==> flow/design.v <==
module MUX(input [31:0] DMAport, output reg [24:0] out0, out1, out2, out3, out4, out5);
	always @ (*) begin
		out0 = 25'b0;
		out1 = 25'b0;
		out2 = 25'b0;
		out3 = 25'b0;
		out4 = 25'b0;
		out5 = 25'b0;
		case(DMAport[2:0])
			3'b000: out0 = DMAport[31:7];
			3'b001: out1 = DMAport[31:7];
			3'b010: out2 = DMAport[31:7];
			3'b011: out3 = DMAport[31:7];
			3'b100: out4 = DMAport[31:7];
			3'b101: out5 = DMAport[31:7];
			default:;
		endcase
	end
endmodule
module Register(input clk, input rst, input enable, input [23:0] datain, output reg [23:0] dataout);
	always @ (posedge clk or posedge rst) begin
		if (rst)
			dataout <= 24'b0;
		else if(enable)
			dataout <= datain;
	end
endmodule
module Wallace_BaughWooley (
    input  signed [7:0] a,
    input  signed [7:0] b,
    output signed [15:0] prod
);
    assign prod = a * b;
endmodule
module ConvEngine (
    input         clk,
    input         rst,
    input  [31:0] DMAport,        
    input         acc_enable,     
    input         acc_clear,      
    output [31:0] result          
);
    wire [24:0] mux_out0, mux_out1, mux_out2, mux_out3, mux_out4, mux_out5;
    MUX demux (
        .DMAport(DMAport),
        .out0(mux_out0),
        .out1(mux_out1),
        .out2(mux_out2),
        .out3(mux_out3),
        .out4(mux_out4),
        .out5(mux_out5)
    );
    wire [23:0] reg_data [5:0];
    Register reg0 (
        .clk(clk),
        .rst(rst),
        .enable(mux_out0[0]),
        .datain(mux_out0[24:1]),
        .dataout(reg_data[0])
    );
    Register reg1 (
        .clk(clk),
        .rst(rst),
        .enable(mux_out1[0]),
        .datain(mux_out1[24:1]),
        .dataout(reg_data[1])
    );
    Register reg2 (
        .clk(clk),
        .rst(rst),
        .enable(mux_out2[0]),
        .datain(mux_out2[24:1]),
        .dataout(reg_data[2])
    );
    Register reg3 (
        .clk(clk),
        .rst(rst),
        .enable(mux_out3[0]),
        .datain(mux_out3[24:1]),
        .dataout(reg_data[3])
    );
    Register reg4 (
        .clk(clk),
        .rst(rst),
        .enable(mux_out4[0]),
        .datain(mux_out4[24:1]),
        .dataout(reg_data[4])
    );
    Register reg5 (
        .clk(clk),
        .rst(rst),
        .enable(mux_out5[0]),
        .datain(mux_out5[24:1]),
        .dataout(reg_data[5])
    );
    wire signed [7:0] pixel [8:0];
    wire signed [7:0] kernel [8:0];
    assign pixel[0] = reg_data[0][23:16];
    assign pixel[1] = reg_data[0][15:8];
    assign pixel[2] = reg_data[0][7:0];
    assign pixel[3] = reg_data[1][23:16];
    assign pixel[4] = reg_data[1][15:8];
    assign pixel[5] = reg_data[1][7:0];
    assign pixel[6] = reg_data[2][23:16];
    assign pixel[7] = reg_data[2][15:8];
    assign pixel[8] = reg_data[2][7:0];
    assign kernel[0] = reg_data[3][23:16];
    assign kernel[1] = reg_data[3][15:8];
    assign kernel[2] = reg_data[3][7:0];
    assign kernel[3] = reg_data[4][23:16];
    assign kernel[4] = reg_data[4][15:8];
    assign kernel[5] = reg_data[4][7:0];
    assign kernel[6] = reg_data[5][23:16];
    assign kernel[7] = reg_data[5][15:8];
    assign kernel[8] = reg_data[5][7:0];
    wire signed [15:0] prod [8:0];
    Wallace_BaughWooley mult0 (.a(pixel[0]), .b(kernel[0]), .prod(prod[0]));
    Wallace_BaughWooley mult1 (.a(pixel[1]), .b(kernel[1]), .prod(prod[1]));
    Wallace_BaughWooley mult2 (.a(pixel[2]), .b(kernel[2]), .prod(prod[2]));
    Wallace_BaughWooley mult3 (.a(pixel[3]), .b(kernel[3]), .prod(prod[3]));
    Wallace_BaughWooley mult4 (.a(pixel[4]), .b(kernel[4]), .prod(prod[4]));
    Wallace_BaughWooley mult5 (.a(pixel[5]), .b(kernel[5]), .prod(prod[5]));
    Wallace_BaughWooley mult6 (.a(pixel[6]), .b(kernel[6]), .prod(prod[6]));
    Wallace_BaughWooley mult7 (.a(pixel[7]), .b(kernel[7]), .prod(prod[7]));
    Wallace_BaughWooley mult8 (.a(pixel[8]), .b(kernel[8]), .prod(prod[8]));
    wire signed [31:0] prod_ext [8:0];
    assign prod_ext[0] = {{16{prod[0][15]}}, prod[0]};
    assign prod_ext[1] = {{16{prod[1][15]}}, prod[1]};
    assign prod_ext[2] = {{16{prod[2][15]}}, prod[2]};
    assign prod_ext[3] = {{16{prod[3][15]}}, prod[3]};
    assign prod_ext[4] = {{16{prod[4][15]}}, prod[4]};
    assign prod_ext[5] = {{16{prod[5][15]}}, prod[5]};
    assign prod_ext[6] = {{16{prod[6][15]}}, prod[6]};
    assign prod_ext[7] = {{16{prod[7][15]}}, prod[7]};
    assign prod_ext[8] = {{16{prod[8][15]}}, prod[8]};
    wire signed [31:0] sum_products;
    assign sum_products = prod_ext[0] + prod_ext[1] + prod_ext[2] +
                          prod_ext[3] + prod_ext[4] + prod_ext[5] +
                          prod_ext[6] + prod_ext[7] + prod_ext[8];
    reg signed [31:0] accumulator;
    always @(posedge clk or posedge rst) begin
        if (rst) begin
            accumulator <= 32'b0;
        end else if (acc_clear) begin
            accumulator <= 32'b0;
        end else if (acc_enable) begin
            accumulator <= accumulator + sum_products;
        end
    end
    assign result = accumulator;
endmodule
Memo
Re: synthesis data of ConvEngine

=== From RTL to reports: ConvEngine ===
Module ConvEngine before and after one edit of its RTL, step after step.
Lines under "original" count in the file above, lines under "edited" in the edited file.
"difference": "edited" minus "original" as printed here. "rel. change": 100 x difference / "original".
The mark -- stands for no value.

* Top: ConvEngine
* Clock port: clk
* Cell library: sky130hd
* Corner: tt_025C_1v80

=== Edit of the RTL ===
Unified diff, file above to edited file.
The edit is scripted: it alters the design's behaviour and was not made to optimise anything.

<pre>
@@ -19,8 +19,6 @@
 endmodule
 module Register(input clk, input rst, input enable, input [23:0] datain, output reg [23:0] dataout);
-	always @ (posedge clk or posedge rst) begin
-		if (rst)
-			dataout <= 24'b0;
-		else if(enable)
+	always @ (posedge clk) begin
+		if(enable)
 			dataout <= datain;
 	end
</pre>

=== Word level ===
Counts by Yosys on the flattened word-level netlist (proc, flatten, opt, wreduce). Print and check cells are left out. Cells with the same type and inputs are merged into one.

{| class="wikitable"
|+ Bit counts
! element !! original !! edited !! difference !! rel. change (%)
|-
| cells after elaboration || 40 || 40 || 0 || 0.00
|-
| register bits || 176 || 176 || 0 || 0.00
|-
| output and inout bits || 32 || 32 || 0 || 0.00
|-
| input port bits || 36 || 36 || 0 || 0.00
|}

{| class="wikitable"
|+ Cells by class
! element !! original !! edited !! difference !! rel. change (%)
|-
| reductions and logical operators || 2 || 2 || 0 || 0.00
|-
| multiplexer cells || 8 || 8 || 0 || 0.00
|-
| $add $sub $neg || 9 || 9 || 0 || 0.00
|-
| equality and inequality tests || 5 || 5 || 0 || 0.00
|-
| multipliers || 9 || 9 || 0 || 0.00
|}

{| class="wikitable"
|+ Operator list
! operator !! original !! edited !! difference !! rel. change (%)
|-
| 25-bit 2-to-1 mux || 6 || 0 || -6 || -100.00
|-
| 1-bit 2-to-1 mux || 0 || 6 || +6 || --
|}

Unchanged operator kinds not shown: 16.

=== Logic depth ===
Longest topological path by Yosys (ltp), each cell counted once; first at word level (registers and memories cut), then after technology mapping (sequential cells cut; the memories' decode and read muxes count).

{| class="wikitable"
|+ Depth
! element !! original !! edited !! difference !! rel. change (%)
|-
| depth after elaboration || 12 || 12 || 0 || 0.00
|-
| ABC_AREA || 0 || 0 || -- || --
|-
| gate-level depth with buffers || 31 || 31 || 0 || 0.00
|-
| gate-level depth less buffers || 30 || 31 || +1 || +3.33
|}

=== Mapped cells and area ===
The flow's flattened synthesis, as Yosys stat reports it; memories are mapped. The netlist is that of the ABC_AREA named above (0 if unset); the other value can give another one.

{| class="wikitable"
|+ Cell types
! cell !! original !! edited !! difference !! rel. change (%)
|-
| sky130_fd_sc_hd__and2_1 || 307 || 459 || +152 || +49.51
|-
| sky130_fd_sc_hd__dfrtp_1 || 176 || 32 || -144 || -81.82
|-
| sky130_fd_sc_hd__edfxtp_1 || 0 || 144 || +144 || --
|-
| sky130_fd_sc_hd__mux2_2 || 144 || 1 || -143 || -99.31
|-
| sky130_fd_sc_hd__clkbuf_1 || 55 || 23 || -32 || -58.18
|-
| sky130_fd_sc_hd__o21a_1 || 9 || 2 || -7 || -77.78
|-
| sky130_fd_sc_hd__xor2_1 || 7 || 13 || +6 || +85.71
|-
| sky130_fd_sc_hd__o21ai_0 || 14 || 9 || -5 || -35.71
|-
| sky130_fd_sc_hd__o21ai_1 || 1 || 6 || +5 || +500.00
|-
| sky130_fd_sc_hd__nor2_1 || 43 || 47 || +4 || +9.30
|-
| sky130_fd_sc_hd__o211ai_1 || 6 || 2 || -4 || -66.67
|-
| sky130_fd_sc_hd__nand2b_1 || 35 || 32 || -3 || -8.57
|-
| sky130_fd_sc_hd__a21oi_1 || 23 || 26 || +3 || +13.04
|-
| sky130_fd_sc_hd__a21o_1 || 9 || 6 || -3 || -33.33
|-
| sky130_fd_sc_hd__nor3_1 || 8 || 5 || -3 || -37.50
|-
| sky130_fd_sc_hd__nand3_1 || 6 || 3 || -3 || -50.00
|-
| sky130_fd_sc_hd__a211o_1 || 4 || 1 || -3 || -75.00
|-
| sky130_fd_sc_hd__o41ai_1 || 0 || 3 || +3 || --
|}

Unchanged cell types not shown: 13.
The list need not be complete.

{| class="wikitable"
|+ Synthesis totals
! element !! original !! edited !! difference !! rel. change (%)
|-
| cell count || 3363 || 3323 || -40 || -1.19
|-
| sequential part of the area (um^2) || 4404.2 || 5124.9 || +720.7 || +16.36
|-
| buffers || 57 || 25 || -32 || -56.14
|-
| chip area (Yosys) (um^2) || 35741.8 || 35540.3 || -201.5 || -0.56
|-
| mapped flip-flops || 176 || 176 || 0 || 0.00
|}

By module: a second synthesis without flattening, with its own total; a netlist apart from the flattened one above.

{| class="wikitable"
|+ Unflattened totals
! element !! original !! edited !! difference !! rel. change (%)
|-
| cells (unflattened synthesis) || 3817 || 3649 || -168 || -4.40
|-
| area (unflattened synthesis) (um^2) || 38440.6 || 36759.0 || -1681.6 || -4.37
|}

Each row is one instance without its submodules.

{| class="wikitable"
|+ Modules, original
! module !! seq. area (um^2) !! cells !! instances !! area (um^2)
|-
| Wallace_BaughWooley || 0.0 || 284 || 9 || 2512.4
|-
| ConvEngine || 800.8 || 751 || 1 || 7728.7
|-
| Register || 600.6 || 52 || 6 || 1001.0
|-
| MUX || 0.0 || 198 || 1 || 2094.5
|}

{| class="wikitable"
|+ Modules, edited
! module !! seq. area (um^2) !! cells !! instances !! area (um^2)
|-
| Wallace_BaughWooley || 0.0 || 284 || 9 || 2512.4
|-
| ConvEngine || 800.8 || 751 || 1 || 7728.7
|-
| Register || 720.7 || 24 || 6 || 720.7
|-
| MUX || 0.0 || 198 || 1 || 2094.5
|}

=== Path before layout ===
OpenSTA on the mapped netlist: ideal clock, no wires. The path of least setup slack (recovery checks aside). Input and output delay are each 20% of the period. Register names are those of the netlist, which keeps one name where synthesis merged equal registers.

{| class="wikitable"
|+ Path after synthesis
! element !! original !! edited !! difference !! rel. change (%)
|-
| kind || register to register || register to register || -- || --
|-
| start || register reg3.dataout[16] || register reg3.dataout[16] || -- || --
|-
| end || register accumulator[31] || register accumulator[31] || -- || --
|-
| path buffers || 1 || 0 || -1 || -100.00
|-
| time at the first pin (ns) || 0.000 || 0.000 || 0.000 || --
|-
| data arrival time (ns) || 8.613 || 8.418 || -0.195 || -2.26
|-
| driving pins on the path || 26 || 26 || 0 || 0.00
|-
| data required time (ns) || 9.918 || 9.913 || -0.005 || -0.05
|-
| delay of the path (ns) || 8.695 || 8.505 || -0.190 || -2.19
|-
| library setup time (ns) || 0.082 || 0.087 || +0.005 || --
|-
| period (ns) || 10.0 || 10.0 || 0.0 || 0.00
|-
| path slack (ns) || 1.305 || 1.496 || +0.191 || --
|-
| period reached after synthesis (ns) || 8.695 || 8.504 || -0.191 || -2.20
|}

"delay of the path" = arrival - input delay + setup time.
"driving pins on the path": output pins that drive a net of the path, with the launching flip-flop's if there is one; two outputs of one cell count as two.
"period reached after synthesis" is the clock period less the worst setup slack; recovery checks do not enter. This is arithmetic on one report: input and output delays are still those of the set period (20% each).
The rows between start and end are the longest chain of elaborated cells between them; the timing report does not say that the signal goes this way. Where chains are equally long, one stands for them.
Each line given opens the expression or statement behind the cell; cells for indexed reads and writes are added by Yosys, which also makes memories of some case tables.
At most two assigning lines are given for a register; there are more.

On the way, after synthesis, original:
* Cell sequence: sky130_fd_sc_hd__dfrtp_1 sky130_fd_sc_hd__clkbuf_1 sky130_fd_sc_hd__and2_1 sky130_fd_sc_hd__fa_1 sky130_fd_sc_hd__fa_1 sky130_fd_sc_hd__fa_1 sky130_fd_sc_hd__fa_1 sky130_fd_sc_hd__fa_1 sky130_fd_sc_hd__inv_1 sky130_fd_sc_hd__fa_1 sky130_fd_sc_hd__inv_1 sky130_fd_sc_hd__fa_1 sky130_fd_sc_hd__fa_1 sky130_fd_sc_hd__fa_1 sky130_fd_sc_hd__inv_1 sky130_fd_sc_hd__fa_1 sky130_fd_sc_hd__inv_1 sky130_fd_sc_hd__ha_1 sky130_fd_sc_hd__a21oi_2 sky130_fd_sc_hd__o21bai_1 sky130_fd_sc_hd__a2111o_1 sky130_fd_sc_hd__nor3b_2 sky130_fd_sc_hd__o31a_2 sky130_fd_sc_hd__a21oi_2 sky130_fd_sc_hd__or4b_1 sky130_fd_sc_hd__a31oi_1
* Length of the longest elaborated chain: 12
* Elaborated cells between the ends (all ways): 12
* Source lines of those cells: 5
* Those cells by class: add/sub: 9; mul: 1; mux: 2

{| class="wikitable"
|+ RTL lines, path after synthesis, original
! element !! RTL line !! RTL
|-
| start: declaration || 20 || <nowiki>module Register(input clk, input rst, input enable, input [23:0] datain, output reg [23:0] dataout);</nowiki>
|-
| start: assignment || 23 || <nowiki>dataout <= 24'b0;</nowiki>
|-
| start: assignment || 25 || <nowiki>dataout <= datain;</nowiki>
|-
| 8-bit by 8-bit multiplier with 16-bit output || 33 || <nowiki>assign prod = a * b;</nowiki>
|-
| 16-bit by 16-bit adder with 17-bit output || 137 ||
|-
| 17-bit by 16-bit adder with 18-bit output || 137 ||
|-
| 18-bit by 16-bit adder with 19-bit output || 137 ||
|-
| 19-bit by 16-bit adder with 20-bit output || 137 ||
|-
| 20-bit by 16-bit adder with 21-bit output || 137 ||
|-
| 21-bit by 16-bit adder with 22-bit output || 137 ||
|-
| 22-bit by 16-bit adder with 23-bit output || 137 ||
|-
| 23-bit by 16-bit adder with 24-bit output || 137 ||
|-
| 32-bit by 24-bit adder with 32-bit output || 147 ||
|-
| 32-bit 2-to-1 mux || 146 || <nowiki>end else if (acc_enable) begin</nowiki>
|-
| 32-bit 2-to-1 mux || 144 || <nowiki>end else if (acc_clear) begin</nowiki>
|-
| end: assignment || 143 || <nowiki>accumulator <= 32'b0;</nowiki>
|-
| end: assignment || 147 ||
|-
| end: declaration || 140 || <nowiki>reg signed [31:0] accumulator;</nowiki>
|}

On the way, after synthesis, edited:
* Cell sequence: sky130_fd_sc_hd__edfxtp_1 sky130_fd_sc_hd__and2_1 sky130_fd_sc_hd__fa_1 sky130_fd_sc_hd__fa_1 sky130_fd_sc_hd__fa_1 sky130_fd_sc_hd__fa_1 sky130_fd_sc_hd__fa_1 sky130_fd_sc_hd__inv_1 sky130_fd_sc_hd__fa_1 sky130_fd_sc_hd__inv_1 sky130_fd_sc_hd__fa_1 sky130_fd_sc_hd__fa_1 sky130_fd_sc_hd__fa_1 sky130_fd_sc_hd__inv_1 sky130_fd_sc_hd__fa_1 sky130_fd_sc_hd__inv_1 sky130_fd_sc_hd__ha_1 sky130_fd_sc_hd__nand2_1 sky130_fd_sc_hd__nor2_1 sky130_fd_sc_hd__and3_1 sky130_fd_sc_hd__a22o_1 sky130_fd_sc_hd__o41a_1 sky130_fd_sc_hd__a31o_1 sky130_fd_sc_hd__a41oi_2 sky130_fd_sc_hd__xnor2_1 sky130_fd_sc_hd__a211oi_2
* Length of the longest elaborated chain: 12
* Elaborated cells between the ends (all ways): 12
* Source lines of those cells: 5
* Those cells by class: add/sub: 9; mul: 1; mux: 2

{| class="wikitable"
|+ RTL lines, path after synthesis, edited
! element !! RTL line !! RTL
|-
| start: declaration || 20 || <nowiki>module Register(input clk, input rst, input enable, input [23:0] datain, output reg [23:0] dataout);</nowiki>
|-
| start: assignment || 23 || <nowiki>dataout <= datain;</nowiki>
|-
| 8-bit by 8-bit multiplier with 16-bit output || 31 || <nowiki>assign prod = a * b;</nowiki>
|-
| 16-bit by 16-bit adder with 17-bit output || 135 ||
|-
| 17-bit by 16-bit adder with 18-bit output || 135 ||
|-
| 18-bit by 16-bit adder with 19-bit output || 135 ||
|-
| 19-bit by 16-bit adder with 20-bit output || 135 ||
|-
| 20-bit by 16-bit adder with 21-bit output || 135 ||
|-
| 21-bit by 16-bit adder with 22-bit output || 135 ||
|-
| 22-bit by 16-bit adder with 23-bit output || 135 ||
|-
| 23-bit by 16-bit adder with 24-bit output || 135 ||
|-
| 32-bit by 24-bit adder with 32-bit output || 145 ||
|-
| 32-bit 2-to-1 mux || 144 || <nowiki>end else if (acc_enable) begin</nowiki>
|-
| 32-bit 2-to-1 mux || 142 || <nowiki>end else if (acc_clear) begin</nowiki>
|-
| end: assignment || 141 || <nowiki>accumulator <= 32'b0;</nowiki>
|-
| end: assignment || 145 ||
|-
| end: declaration || 138 || <nowiki>reg signed [31:0] accumulator;</nowiki>
|}

=== Timing after layout ===
From the final timing report of each run of set A: the path of least setup slack in the routed layout; clock arrival at registers is part of the times.

{| class="wikitable"
|+ Path post-layout
! element !! original !! edited !! difference !! rel. change (%)
|-
| kind || register to register || register to register || -- || --
|-
| start || register reg0.dataout[23] || register reg4.dataout[8] || -- || --
|-
| end || register accumulator[29] || register accumulator[31] || -- || --
|-
| period (ns) || 9.49 || 9.49 || 0.00 || 0.00
|-
| driving pins on the path || 27 || 29 || +2 || +7.41
|-
| time at the first pin (ns) || 0.52 || 0.51 || -0.01 || -1.92
|-
| path buffers || 0 || 2 || +2 || --
|-
| data required time (ns) || 9.92 || 9.85 || -0.07 || -0.71
|-
| data arrival time (ns) || 9.51 || 9.51 || 0.00 || 0.00
|-
| path slack (ns) || 0.41 || 0.33 || -0.08 || --
|-
| library setup time (ns) || 0.10 || 0.16 || +0.06 || --
|}

The rows between start and end are the longest chain of elaborated cells between them; the timing report does not say that the signal goes this way. Where chains are equally long, one stands for them.
At most two assigning lines are given for a register; there are more.

On the way, post-layout, original:
* Cell sequence: sky130_fd_sc_hd__dfrtp_1 sky130_fd_sc_hd__and2_1 sky130_fd_sc_hd__fa_1 sky130_fd_sc_hd__fa_1 sky130_fd_sc_hd__fa_1 sky130_fd_sc_hd__inv_1 sky130_fd_sc_hd__fa_1 sky130_fd_sc_hd__inv_1 sky130_fd_sc_hd__fa_1 sky130_fd_sc_hd__inv_1 sky130_fd_sc_hd__fa_1 sky130_fd_sc_hd__inv_1 sky130_fd_sc_hd__fa_1 sky130_fd_sc_hd__fa_1 sky130_fd_sc_hd__fa_1 sky130_fd_sc_hd__inv_1 sky130_fd_sc_hd__fa_1 sky130_fd_sc_hd__inv_1 sky130_fd_sc_hd__ha_1 sky130_fd_sc_hd__o21ai_0 sky130_fd_sc_hd__a211o_1 sky130_fd_sc_hd__a2111oi_2 sky130_fd_sc_hd__nor3b_2 sky130_fd_sc_hd__o31a_2 sky130_fd_sc_hd__a21boi_1 sky130_fd_sc_hd__xor2_1 sky130_fd_sc_hd__a22o_1
* Length of the longest elaborated chain: 12
* Elaborated cells between the ends (all ways): 12
* Source lines of those cells: 5
* Those cells by class: add/sub: 9; mul: 1; mux: 2

{| class="wikitable"
|+ RTL lines, path post-layout, original
! element !! RTL line !! RTL
|-
| start: declaration || 20 || <nowiki>module Register(input clk, input rst, input enable, input [23:0] datain, output reg [23:0] dataout);</nowiki>
|-
| start: assignment || 23 || <nowiki>dataout <= 24'b0;</nowiki>
|-
| start: assignment || 25 || <nowiki>dataout <= datain;</nowiki>
|-
| 8-bit by 8-bit multiplier with 16-bit output || 33 || <nowiki>assign prod = a * b;</nowiki>
|-
| 16-bit by 16-bit adder with 17-bit output || 137 ||
|-
| 17-bit by 16-bit adder with 18-bit output || 137 ||
|-
| 18-bit by 16-bit adder with 19-bit output || 137 ||
|-
| 19-bit by 16-bit adder with 20-bit output || 137 ||
|-
| 20-bit by 16-bit adder with 21-bit output || 137 ||
|-
| 21-bit by 16-bit adder with 22-bit output || 137 ||
|-
| 22-bit by 16-bit adder with 23-bit output || 137 ||
|-
| 23-bit by 16-bit adder with 24-bit output || 137 ||
|-
| 32-bit by 24-bit adder with 32-bit output || 147 ||
|-
| 32-bit 2-to-1 mux || 146 || <nowiki>end else if (acc_enable) begin</nowiki>
|-
| 32-bit 2-to-1 mux || 144 || <nowiki>end else if (acc_clear) begin</nowiki>
|-
| end: assignment || 143 || <nowiki>accumulator <= 32'b0;</nowiki>
|-
| end: assignment || 147 ||
|-
| end: declaration || 140 || <nowiki>reg signed [31:0] accumulator;</nowiki>
|}

On the way, post-layout, edited:
* Cell sequence: sky130_fd_sc_hd__edfxtp_1 sky130_fd_sc_hd__and2_2 sky130_fd_sc_hd__clkinvlp_4 sky130_fd_sc_hd__buf_12 sky130_fd_sc_hd__buf_4 sky130_fd_sc_hd__fa_1 sky130_fd_sc_hd__inv_1 sky130_fd_sc_hd__fa_1 sky130_fd_sc_hd__inv_1 sky130_fd_sc_hd__fa_1 sky130_fd_sc_hd__fa_1 sky130_fd_sc_hd__inv_1 sky130_fd_sc_hd__fa_1 sky130_fd_sc_hd__fa_1 sky130_fd_sc_hd__fa_1 sky130_fd_sc_hd__fa_1 sky130_fd_sc_hd__inv_1 sky130_fd_sc_hd__fa_1 sky130_fd_sc_hd__inv_1 sky130_fd_sc_hd__fa_1 sky130_fd_sc_hd__ha_1 sky130_fd_sc_hd__nor2b_1 sky130_fd_sc_hd__a311o_1 sky130_fd_sc_hd__a22o_1 sky130_fd_sc_hd__o41a_1 sky130_fd_sc_hd__a31o_1 sky130_fd_sc_hd__a41oi_2 sky130_fd_sc_hd__xnor2_1 sky130_fd_sc_hd__a211oi_2
* Length of the longest elaborated chain: 9
* Elaborated cells between the ends (all ways): 9
* Source lines of those cells: 5
* Those cells by class: add/sub: 6; mul: 1; mux: 2

{| class="wikitable"
|+ RTL lines, path post-layout, edited
! element !! RTL line !! RTL
|-
| start: declaration || 20 || <nowiki>module Register(input clk, input rst, input enable, input [23:0] datain, output reg [23:0] dataout);</nowiki>
|-
| start: assignment || 23 || <nowiki>dataout <= datain;</nowiki>
|-
| 8-bit by 8-bit multiplier with 16-bit output || 31 || <nowiki>assign prod = a * b;</nowiki>
|-
| 19-bit by 16-bit adder with 20-bit output || 135 ||
|-
| 20-bit by 16-bit adder with 21-bit output || 135 ||
|-
| 21-bit by 16-bit adder with 22-bit output || 135 ||
|-
| 22-bit by 16-bit adder with 23-bit output || 135 ||
|-
| 23-bit by 16-bit adder with 24-bit output || 135 ||
|-
| 32-bit by 24-bit adder with 32-bit output || 145 ||
|-
| 32-bit 2-to-1 mux || 144 || <nowiki>end else if (acc_enable) begin</nowiki>
|-
| 32-bit 2-to-1 mux || 142 || <nowiki>end else if (acc_clear) begin</nowiki>
|-
| end: assignment || 141 || <nowiki>accumulator <= 32'b0;</nowiki>
|-
| end: assignment || 145 ||
|-
| end: declaration || 138 || <nowiki>reg signed [31:0] accumulator;</nowiki>
|}

=== Layout results ===
Runs of the flow (Yosys, OpenROAD) on both versions; the two runs of a pair have the same settings. The constraints put input and output delay at 20% of the set period each and load the outputs with 0.01 pF.

Flow settings, set A:
* CORE_UTILIZATION: 40
* period_ns: 9.49
* CAP_MARGIN: 20
* CORE_MARGIN: 2
* SLEW_MARGIN: 20

{| class="wikitable"
|+ Measured results, set A
! element !! original !! edited !! difference !! rel. change (%)
|-
| period achieved (ns) || 9.081 || 9.155 || +0.074 || +0.81
|-
| setup slack of the worst path (ns) || 0.409 || 0.335 || -0.074 || --
|-
| area of the die (um^2) || 91760.5 || 91252.3 || -508.2 || -0.55
|-
| smallest hold slack (ns) || 0.568 || 0.566 || -0.002 || --
|-
| Yosys chip area after synthesis (um^2) || 35741.8 || 35540.3 || -201.5 || -0.56
|-
| post-layout utilization (%) || 43.7 || 43.7 || 0.0 || --
|}

Flow settings, set B:
* ABC_AREA: 0
* CELL_PAD_IN_SITES_DETAIL_PLACEMENT: 1
* CORE_ASPECT_RATIO: 0.69
* CORE_MARGIN: 5
* CORE_UTILIZATION: 15
* CTS_CLUSTER_SIZE: 14
* GPL_TIMING_DRIVEN: 1
* SETUP_SLACK_MARGIN: 0.91
* TNS_END_PERCENT: 95
* period_ns: 13.3
* CAP_MARGIN: 20
* SLEW_MARGIN: 20

{| class="wikitable"
|+ Measured results, set B
! element !! original !! edited !! difference !! rel. change (%)
|-
| period achieved (ns) || 10.089 || 10.008 || -0.081 || -0.80
|-
| setup slack of the worst path (ns) || 3.211 || 3.292 || +0.081 || --
|-
| area of the die (um^2) || 248309.0 || 246940.0 || -1369.0 || -0.55
|-
| smallest hold slack (ns) || 0.588 || 0.604 || +0.016 || --
|-
| Yosys chip area after synthesis (um^2) || 35741.8 || 35540.3 || -201.5 || -0.56
|-
| post-layout utilization (%) || 17.3 || 17.3 || 0.0 || --
|}

"period achieved" means the clock period less the worst setup slack. The figure is calculated, with input and output delays left at 20% of the set period.
